==> flow/design.v <==
`timescale 1ns / 1ps
module sorting_system(
    input wire clk,              
    input wire rst_n,            
    input wire btn_manual_1,     
    input wire btn_manual_2,     
    input wire sensor_out,
    output wire s0, s1,
    output wire s2, s3,
    output wire led_r, led_g, led_b,
    input wire ir_sensor,        
    output wire servo_pwm_1,     
    output wire servo_pwm_2,     
    output wire led_ir_status    
);
    wire [1:0] detected_color;  
    tcs3200_core_v3 #(
        .SAMPLE_TIME(2500)
    ) color_sensor_inst (
        .clk(clk), .rst_n(rst_n),
        .sensor_out(sensor_out),
        .s0(s0), .s1(s1), .s2(s2), .s3(s3),
        .color_id(detected_color),
        .led_r(led_r), .led_g(led_g), .led_b(led_b)
    );
    reg ir_s1, ir_s2;
    wire ir_edge;
    always @(posedge clk) begin
        if (rst_n) begin
            ir_s1 <= 1'b1;
            ir_s2 <= 1'b1;
        end else begin
            ir_s1 <= ir_sensor;
            ir_s2 <= ir_s1;
        end
    end
    assign ir_edge = (ir_s2 == 1'b1 && ir_s1 == 1'b0);
    assign led_ir_status = ~ir_s2;  
    reg trig_1, trig_2;
    always @(posedge clk) begin
        if (rst_n) begin
            trig_1 <= 0;
            trig_2 <= 0;
        end else begin
            trig_1 <= 0;
            trig_2 <= 0;
            if (ir_edge) begin
                if (detected_color == 2'd1) trig_1 <= 1;
                else if (detected_color == 2'd2) trig_2 <= 1;
            end
        end
    end
    servo_core #(
        .START_DELAY(26250),
        .HOLD_TIME(30000)
    ) servo_1_inst (
        .clk(clk), .rst_n(rst_n),
        .activate(trig_1 | btn_manual_1),
        .pwm_out(servo_pwm_1)
    );
    servo_core #(
        .START_DELAY(50000),
        .HOLD_TIME(30000)
    ) servo_2_inst (
        .clk(clk), .rst_n(rst_n),
        .activate(trig_2 | btn_manual_2),
        .pwm_out(servo_pwm_2)
    );
endmodule
module tcs3200_core_v3(
    input clk, rst_n, sensor_out,
    output wire s0, s1,
    output reg s2, s3,
    output reg [1:0] color_id,
    output reg led_r, led_g, led_b
);
    assign s0 = 1; assign s1 = 1;  
    parameter SAMPLE_TIME = 12500000;  
    localparam RED=0, BLUE=1, GREEN=2;
    reg [1:0] state;
    reg [31:0] timer, counter;
    reg [31:0] r_val, g_val, b_val;
    reg s_in_d, s_in_d2;
    wire s_edge = s_in_d & ~s_in_d2;
    always @(posedge clk) begin
        if (rst_n) begin s_in_d <= 1'b0; s_in_d2 <= 1'b0; end
        else begin s_in_d <= sensor_out; s_in_d2 <= s_in_d; end
    end
    always @(posedge clk) begin
        if (rst_n) begin
            state <= RED; timer <= 0; counter <= 0; s2 <= 0; s3 <= 0;
            r_val <= 0; g_val <= 0; b_val <= 0;
            color_id <= 0; led_r<=0; led_g<=0; led_b<=0;
        end else begin
            if (timer < SAMPLE_TIME) begin
                timer <= timer + 1;
                if (s_edge) counter <= counter + 1;
            end else begin
                timer <= 0; counter <= 0;
                case(state)
                    RED: begin r_val <= counter; state <= BLUE; s2<=0; s3<=1; end
                    BLUE: begin b_val <= counter; state <= GREEN; s2<=1; s3<=1; end
                    GREEN: begin
                        g_val <= counter; state <= RED; s2<=0; s3<=0;
                        if ((r_val + g_val + b_val) > 1000) begin
                            if(r_val > g_val && r_val > b_val) begin
                                color_id <= 1; led_r<=1; led_g<=0; led_b<=0;
                            end else if(g_val > r_val && g_val > b_val) begin
                                color_id <= 2; led_r<=0; led_g<=1; led_b<=0;
                            end else if(b_val > r_val && b_val > g_val) begin
                                color_id <= 3; led_r<=0; led_g<=0; led_b<=1;
                            end
                        end else begin
                             led_r<=0; led_g<=0; led_b<=0;
                        end
                    end
                    default: begin state <= RED; s2<=0; s3<=0; end
                endcase
            end
        end
    end
endmodule
module servo_core #(
    parameter START_DELAY = 0,       
    parameter HOLD_TIME = 125000000  
)(
    input clk, rst_n, activate,
    output reg pwm_out
);
    parameter PWM_TOP = 2500;        
    parameter MIN_PULSE = 62;        
    parameter TARGET_PULSE = 146;    
    parameter STEP = 1;              
    reg [31:0] cnt;
    reg [31:0] duty;
    localparam IDLE=0, WAIT_DELAY=1, MOVE=2, HOLD=3, RETURN=4;
    reg [2:0] state;
    reg [31:0] general_timer;  
    always @(posedge clk) begin
        if (rst_n) begin
            state <= IDLE; duty <= MIN_PULSE; general_timer <= 0;
            cnt <= 0; pwm_out <= 0;
        end else begin
            if (cnt < PWM_TOP) cnt <= cnt + 1; else cnt <= 0;
            pwm_out <= (cnt < duty) ? 1 : 0;
            case(state)
                IDLE: begin
                    duty <= MIN_PULSE;
                    general_timer <= 0;
                    if (activate) begin
                        if (START_DELAY > 0) state <= WAIT_DELAY;
                        else state <= MOVE;
                    end
                end
                WAIT_DELAY: begin
                    if (general_timer < START_DELAY) begin
                        general_timer <= general_timer + 1;
                    end else begin
                        general_timer <= 0;
                        state <= MOVE;
                    end
                end
                MOVE: begin
                    if (duty < TARGET_PULSE) duty <= duty + STEP;
                    else begin
                        duty <= TARGET_PULSE;
                        general_timer <= 0;
                        state <= HOLD;
                    end
                end
                HOLD: begin
                    if (general_timer < HOLD_TIME) general_timer <= general_timer + 1;
                    else state <= RETURN;
                end
                RETURN: begin
                    if (duty > MIN_PULSE) duty <= duty - STEP;
                    else state <= IDLE;
                end
                default: state <= IDLE;
            endcase
        end
    end
endmodule
From RTL to reports: sorting_system
What the tools print for sorting_system, step after step.
Lines are those of the file above, counted from 1.
Cell names lack the library's common part.
A cell with -- has no value.

set-up
  top = sorting_system
  clock = clk
  cell library = sky130hd
  corner = tt_025C_1v80

Word level
Yosys after proc, flatten, opt, wreduce and memory -nomap, before mapping. Memory bits, and registers merged into a memory's read port (data or address), are not among the register bits. Print and check cells are not counted. Equal cells are merged and count once.

bit counts
  register bits after elaboration = 375
  input port bits = 6
  output and inout bits = 10
  word-level cells = 173

cells by class
  add/sub/neg operators = 12
  $lt $le $gt $ge = 20
  eq/ne operators = 27
  mux-type cells = 47
  bitwise operators = 10
  reductions and logical operators = 29

operators with widths
  cell                                                                        count
  32-bit two-way mux                                                          10
  32-bit by 1-bit adder with 32-bit output with constant B                    8
  32-bit case mux with 4-bit select                                           2
  32-bit greater-than comparator                                              6
  32-bit case mux with 3-bit select                                           2
  32-bit by 12-bit less-than comparator with 1-bit output with constant B     3
  32-bit by 15-bit less-than comparator with 1-bit output with constant B     3
  32-bit by 1-bit subtractor with 32-bit output with constant B               2
  32-bit adder                                                                2
  32-bit less-than comparator                                                 2
  32-bit by 6-bit greater-than comparator with 1-bit output with constant B   2
  32-bit by 8-bit less-than comparator with 1-bit output with constant B      2
  32-bit by 10-bit greater-than comparator with 1-bit output with constant B  1
  32-bit by 16-bit less-than comparator with 1-bit output with constant B     1
  3-bit two-way mux                                                           10
  3-bit case mux with 5-bit select                                            2
  2-bit inequality test with constant B                                       10
  1-bit two-way mux                                                           17
  3-bit by 2-bit equality test with 1-bit output with constant B              4
  2-bit AND reduction                                                         5
  2-bit OR reduction                                                          5
  5-bit AND reduction                                                         2
  3-bit AND reduction                                                         3
  3-bit nonzero test                                                          3
  2-bit by 1-bit inequality test with 1-bit output with constant B            4
  4-bit nonzero test                                                          2
  1-bit NOT                                                                   7
  3-bit by 1-bit equality test with 1-bit output with constant B              2

Other operator kinds: 13; their cells: 23.

Longest topological paths
Yosys ltp: most cells in a row. Word level: on the elaborated netlist, between registers, memories and ports. Mapped: between sequential cells and ports; inverters and the memories' decode and read muxes count.

logic depth
  depth in word-level cells = 6
  ABC_AREA = 0
  depth in mapped cells = 15
  depth with buffers taken out = 15

Mapped cells and area
The flow's flattened synthesis, as Yosys stat reports it; memories are mapped. The netlist is that of the ABC_AREA named above (0 if unset); the other value can give another one.
The area totals of this step are shown rounded.

mapped netlist
  mapped cells = 2595
  mapped area = 21280 um^2
  sequential part of the area = 7607 um^2
  flip-flops = 380
  buffer cells = 114

cell types
  type      count  total area (um^2)
  dfxtp_1   380    7.61E+03
  ha_1      199    2.49E+03
  a21oi_1   257    1.29E+03
  nand2_1   322    1.21E+03
  nor2_1    261    979.69
  fa_1      32     640.614
  inv_1     167    626.851
  xor2_1    60     525.504
  nand4_1   80     500.48
  o21ai_0   94     470.451
  a21o_1    62     465.446
  clkbuf_1  96     360.346
  nor3_1    70     350.336
  nand3_1   66     330.317
  xnor2_1   35     306.544
  and3_1    40     250.24
  nor4_1    38     237.728
  nor2b_1   24     150.144

Not listed: further types 68, cells in them 312.
By module: a second synthesis without flattening, with its own total; a netlist apart from the flattened one above.

unflattened totals
  cell total of the unflattened synthesis = 2677
  area total of the unflattened synthesis = 22070 um^2

Each row is one instance without its submodules.

by module
  module                               times used  cells  area (um^2)  seq. area (um^2)
  tcs3200_core_v3 #(SAMPLE_TIME=2500)  1           1344   10830        3443
  servo_core                           1           666    5663         2042
  servo_core                           1           655    5444         2042
  sorting_system                       1           12     132.6        80.1

Worst setup path after synthesis
Path of least setup slack by OpenSTA after synthesis, without wires, with an ideal clock, recovery checks aside; 20% of the period is set as input and as output delay. Where synthesis merged equal registers, the netlist keeps one of their names.

timing path after synthesis
  path kind = flip-flop to flip-flop
  from = register color_sensor_inst.g_val[1]
  to = register color_sensor_inst.led_g
  clock period = 8000 ps
  setup time = 134 ps
  data arrival time = 3969 ps
  data required time = 7866 ps
  path slack = 3897 ps
  delay of the path = 4103 ps
  stages = 14
  buffers on the path = 0
  period reached after synthesis = 4103 ps

"delay of the path" is the arrival time less input delay plus setup time.
"stages" counts driving pins, that of a launching flip-flop among them; a cell with two outputs on the path counts twice.
"period reached after synthesis" is the clock period less the worst setup slack; recovery checks do not enter. This is arithmetic on one report: input and output delays are still those of the set period (20% each).
The rows between start and end are the longest chain of elaborated cells between them; the timing report does not say that the signal goes this way. Where chains are equally long, one stands for them.
A line is the first line of the expression or statement that the cell stems from. Yosys adds cells for indexed reads and writes and turns some case tables into memories.
At most two assigning lines are given for a register; there are more.

on the way, after synthesis
  cell sequence = dfxtp_1 > fa_1 > ha_1 > fa_1 > a21o_1 > a221o_2 > a21oi_2 > mux2_1 > a311oi_1 > nand4_1 > or4_1 > or4_4 > or3b_1 > o211ai_1
  length of the longest elaborated chain = 6
  elaborated cells between the ends (all ways) = 16
  RTL lines with such cells = 4

ends and longest elaborated chain, after synthesis
  what                            RTL line  text
  start: declaration              82        reg [31:0] r_val, g_val, b_val;
  start: assignment               92        r_val <= 0; g_val <= 0; b_val <= 0;
  start: assignment               104       g_val <= counter; state <= RED; s2<=0; s3<=0;
  32-bit greater-than comparator  110       end else if(b_val > r_val && b_val > g_val) begin
  1-bit logical AND               110
  1-bit two-way mux               110
  1-bit two-way mux               108       end else if(g_val > r_val && g_val > b_val) begin
  1-bit two-way mux               106       if(r_val > g_val && r_val > b_val) begin
  1-bit two-way mux               105       if ((r_val + g_val + b_val) > 1000) begin
  end: assignment                 107       color_id <= 1; led_r<=1; led_g<=0; led_b<=0;
  end: assignment                 109       color_id <= 2; led_r<=0; led_g<=1; led_b<=0;
  end: declaration                75        output reg led_r, led_g, led_b

Timing after layout
Path of least setup slack in the final report of job 2 (OpenROAD, finished layout, wires in). Where an end is a register, its clock arrival counts in the times.
The report prints the path's times to 10 ps; the period is as set.

timing path after layout
  path kind = flip-flop to flip-flop
  from = register color_sensor_inst.r_val[2]
  to = register color_sensor_inst.led_g
  clock period = 3090 ps
  setup time = 140 ps
  data arrival time = 4790 ps
  data required time = 3480 ps
  path slack = -1310 ps
  stages = 13
  buffers on the path = 0

The rows between start and end are the longest chain of elaborated cells between them; the timing report does not say that the signal goes this way. Where chains are equally long, one stands for them.
At most two assigning lines are given for a register; there are more.

on the way, after layout
  cell sequence = dfxtp_1 > fa_1 > fa_2 > a21o_1 > a221o_2 > a22oi_1 > a21oi_1 > a211oi_1 > xnor2_1 > o21ai_0 > or4_4 > or3b_1 > o211ai_1
  length of the longest elaborated chain = 6
  elaborated cells between the ends (all ways) = 16
  RTL lines with such cells = 4

ends and longest elaborated chain, after layout
  what                            RTL line  text
  start: declaration              82        reg [31:0] r_val, g_val, b_val;
  start: assignment               92        r_val <= 0; g_val <= 0; b_val <= 0;
  start: assignment               101       RED: begin r_val <= counter; state <= BLUE; s2<=0; s3<=1; end
  32-bit greater-than comparator  110       end else if(b_val > r_val && b_val > g_val) begin
  1-bit logical AND               110
  1-bit two-way mux               110
  1-bit two-way mux               108       end else if(g_val > r_val && g_val > b_val) begin
  1-bit two-way mux               106       if(r_val > g_val && r_val > b_val) begin
  1-bit two-way mux               105       if ((r_val + g_val + b_val) > 1000) begin
  end: assignment                 107       color_id <= 1; led_r<=1; led_g<=0; led_b<=0;
  end: assignment                 109       color_id <= 2; led_r<=0; led_g<=1; led_b<=0;
  end: declaration                75        output reg led_r, led_g, led_b

==> results <==
Stored flow runs of sorting_system (5 of them; Yosys, OpenROAD, sky130hd). They differ in their settings and are not a sequence. Constraints: input delay and output delay 20% of the set period each, output load 0.01 pF.
"achieved clock period" = clock period - worst setup slack. The figure is calculated, with input and output delays left at 20% of the set period.
"time used up by the worst setup path" is the time allowed to the run's worst setup path (the clock period less input and output delay, where it has them) less its slack. Clock arrival times count: a late capture clock shortens it, a late launch clock lengthens it.
"time used up by the worst setup path" is known to 10 ps.
Results are given in rounded form.
Among the settings, -- means not set for that run.
Results: -- = not shown.

setting or result                          job 1  job 2                   job 3                   job 4                   job 5
CAP_MARGIN                                 30     20                      40                      20                      25
CELL_PAD_IN_SITES_DETAIL_PLACEMENT         1      --                      --                      --                      1
CELL_PAD_IN_SITES_GLOBAL_PLACEMENT         0      --                      2                       --                      0
CORE_UTILIZATION                           67     64                      40                      40                      57
CTS_CLUSTER_SIZE                           45     --                      54                      --                      --
MAX_ROUTING_LAYER                          met5   --                      --                      --                      met4
PLACE_DENSITY_LB_ADDON                     0.11   0.3                     --                      --                      --
SETUP_SLACK_MARGIN                         -0.17  --                      --                      1.19                    0.52
TNS_END_PERCENT                            30     --                      --                      --                      75
period_ns                                  7.71   3.09                    8.0                     4.43                    3.84
CORE_MARGIN                                2      2                       2                       2                       4
SLEW_MARGIN                                20     20                      20                      20                      10
ABC_AREA                                   --     0                       1                       --                      --
CORE_ASPECT_RATIO                          --     0.92                    1.27                    --                      0.97
GPL_TIMING_DRIVEN                          --     0                       --                      --                      --
HOLD_SLACK_MARGIN                          --     -0.03                   0.1                     --                      --
MIN_ROUTING_LAYER                          --     --                      met2                    --                      --
PLACE_DENSITY                              --     --                      0.75                    --                      0.81
chip area after synthesis (Yosys) (um^2)   --     21280                   21850                   21280                   --
overall die area (um^2)                    --     34720                   56540                   55050                   --
standard-cell area after layout (um^2)     --     23820                   24400                   23890                   --
setup slack of the worst path (ps)         --     -1309                   4395                    244                     --
achieved clock period (ps)                 --     4399                    3605                    4186                    --
time used up by the worst setup path (ps)  --     4400                    3600                    4190                    --
critical path kind                         --     flip-flop to flip-flop  flip-flop to flip-flop  flip-flop to flip-flop  --

Job 1: no results, clock tree synthesis failed with DPL-0033
Job 5: no results, routing failed with GRT-0232
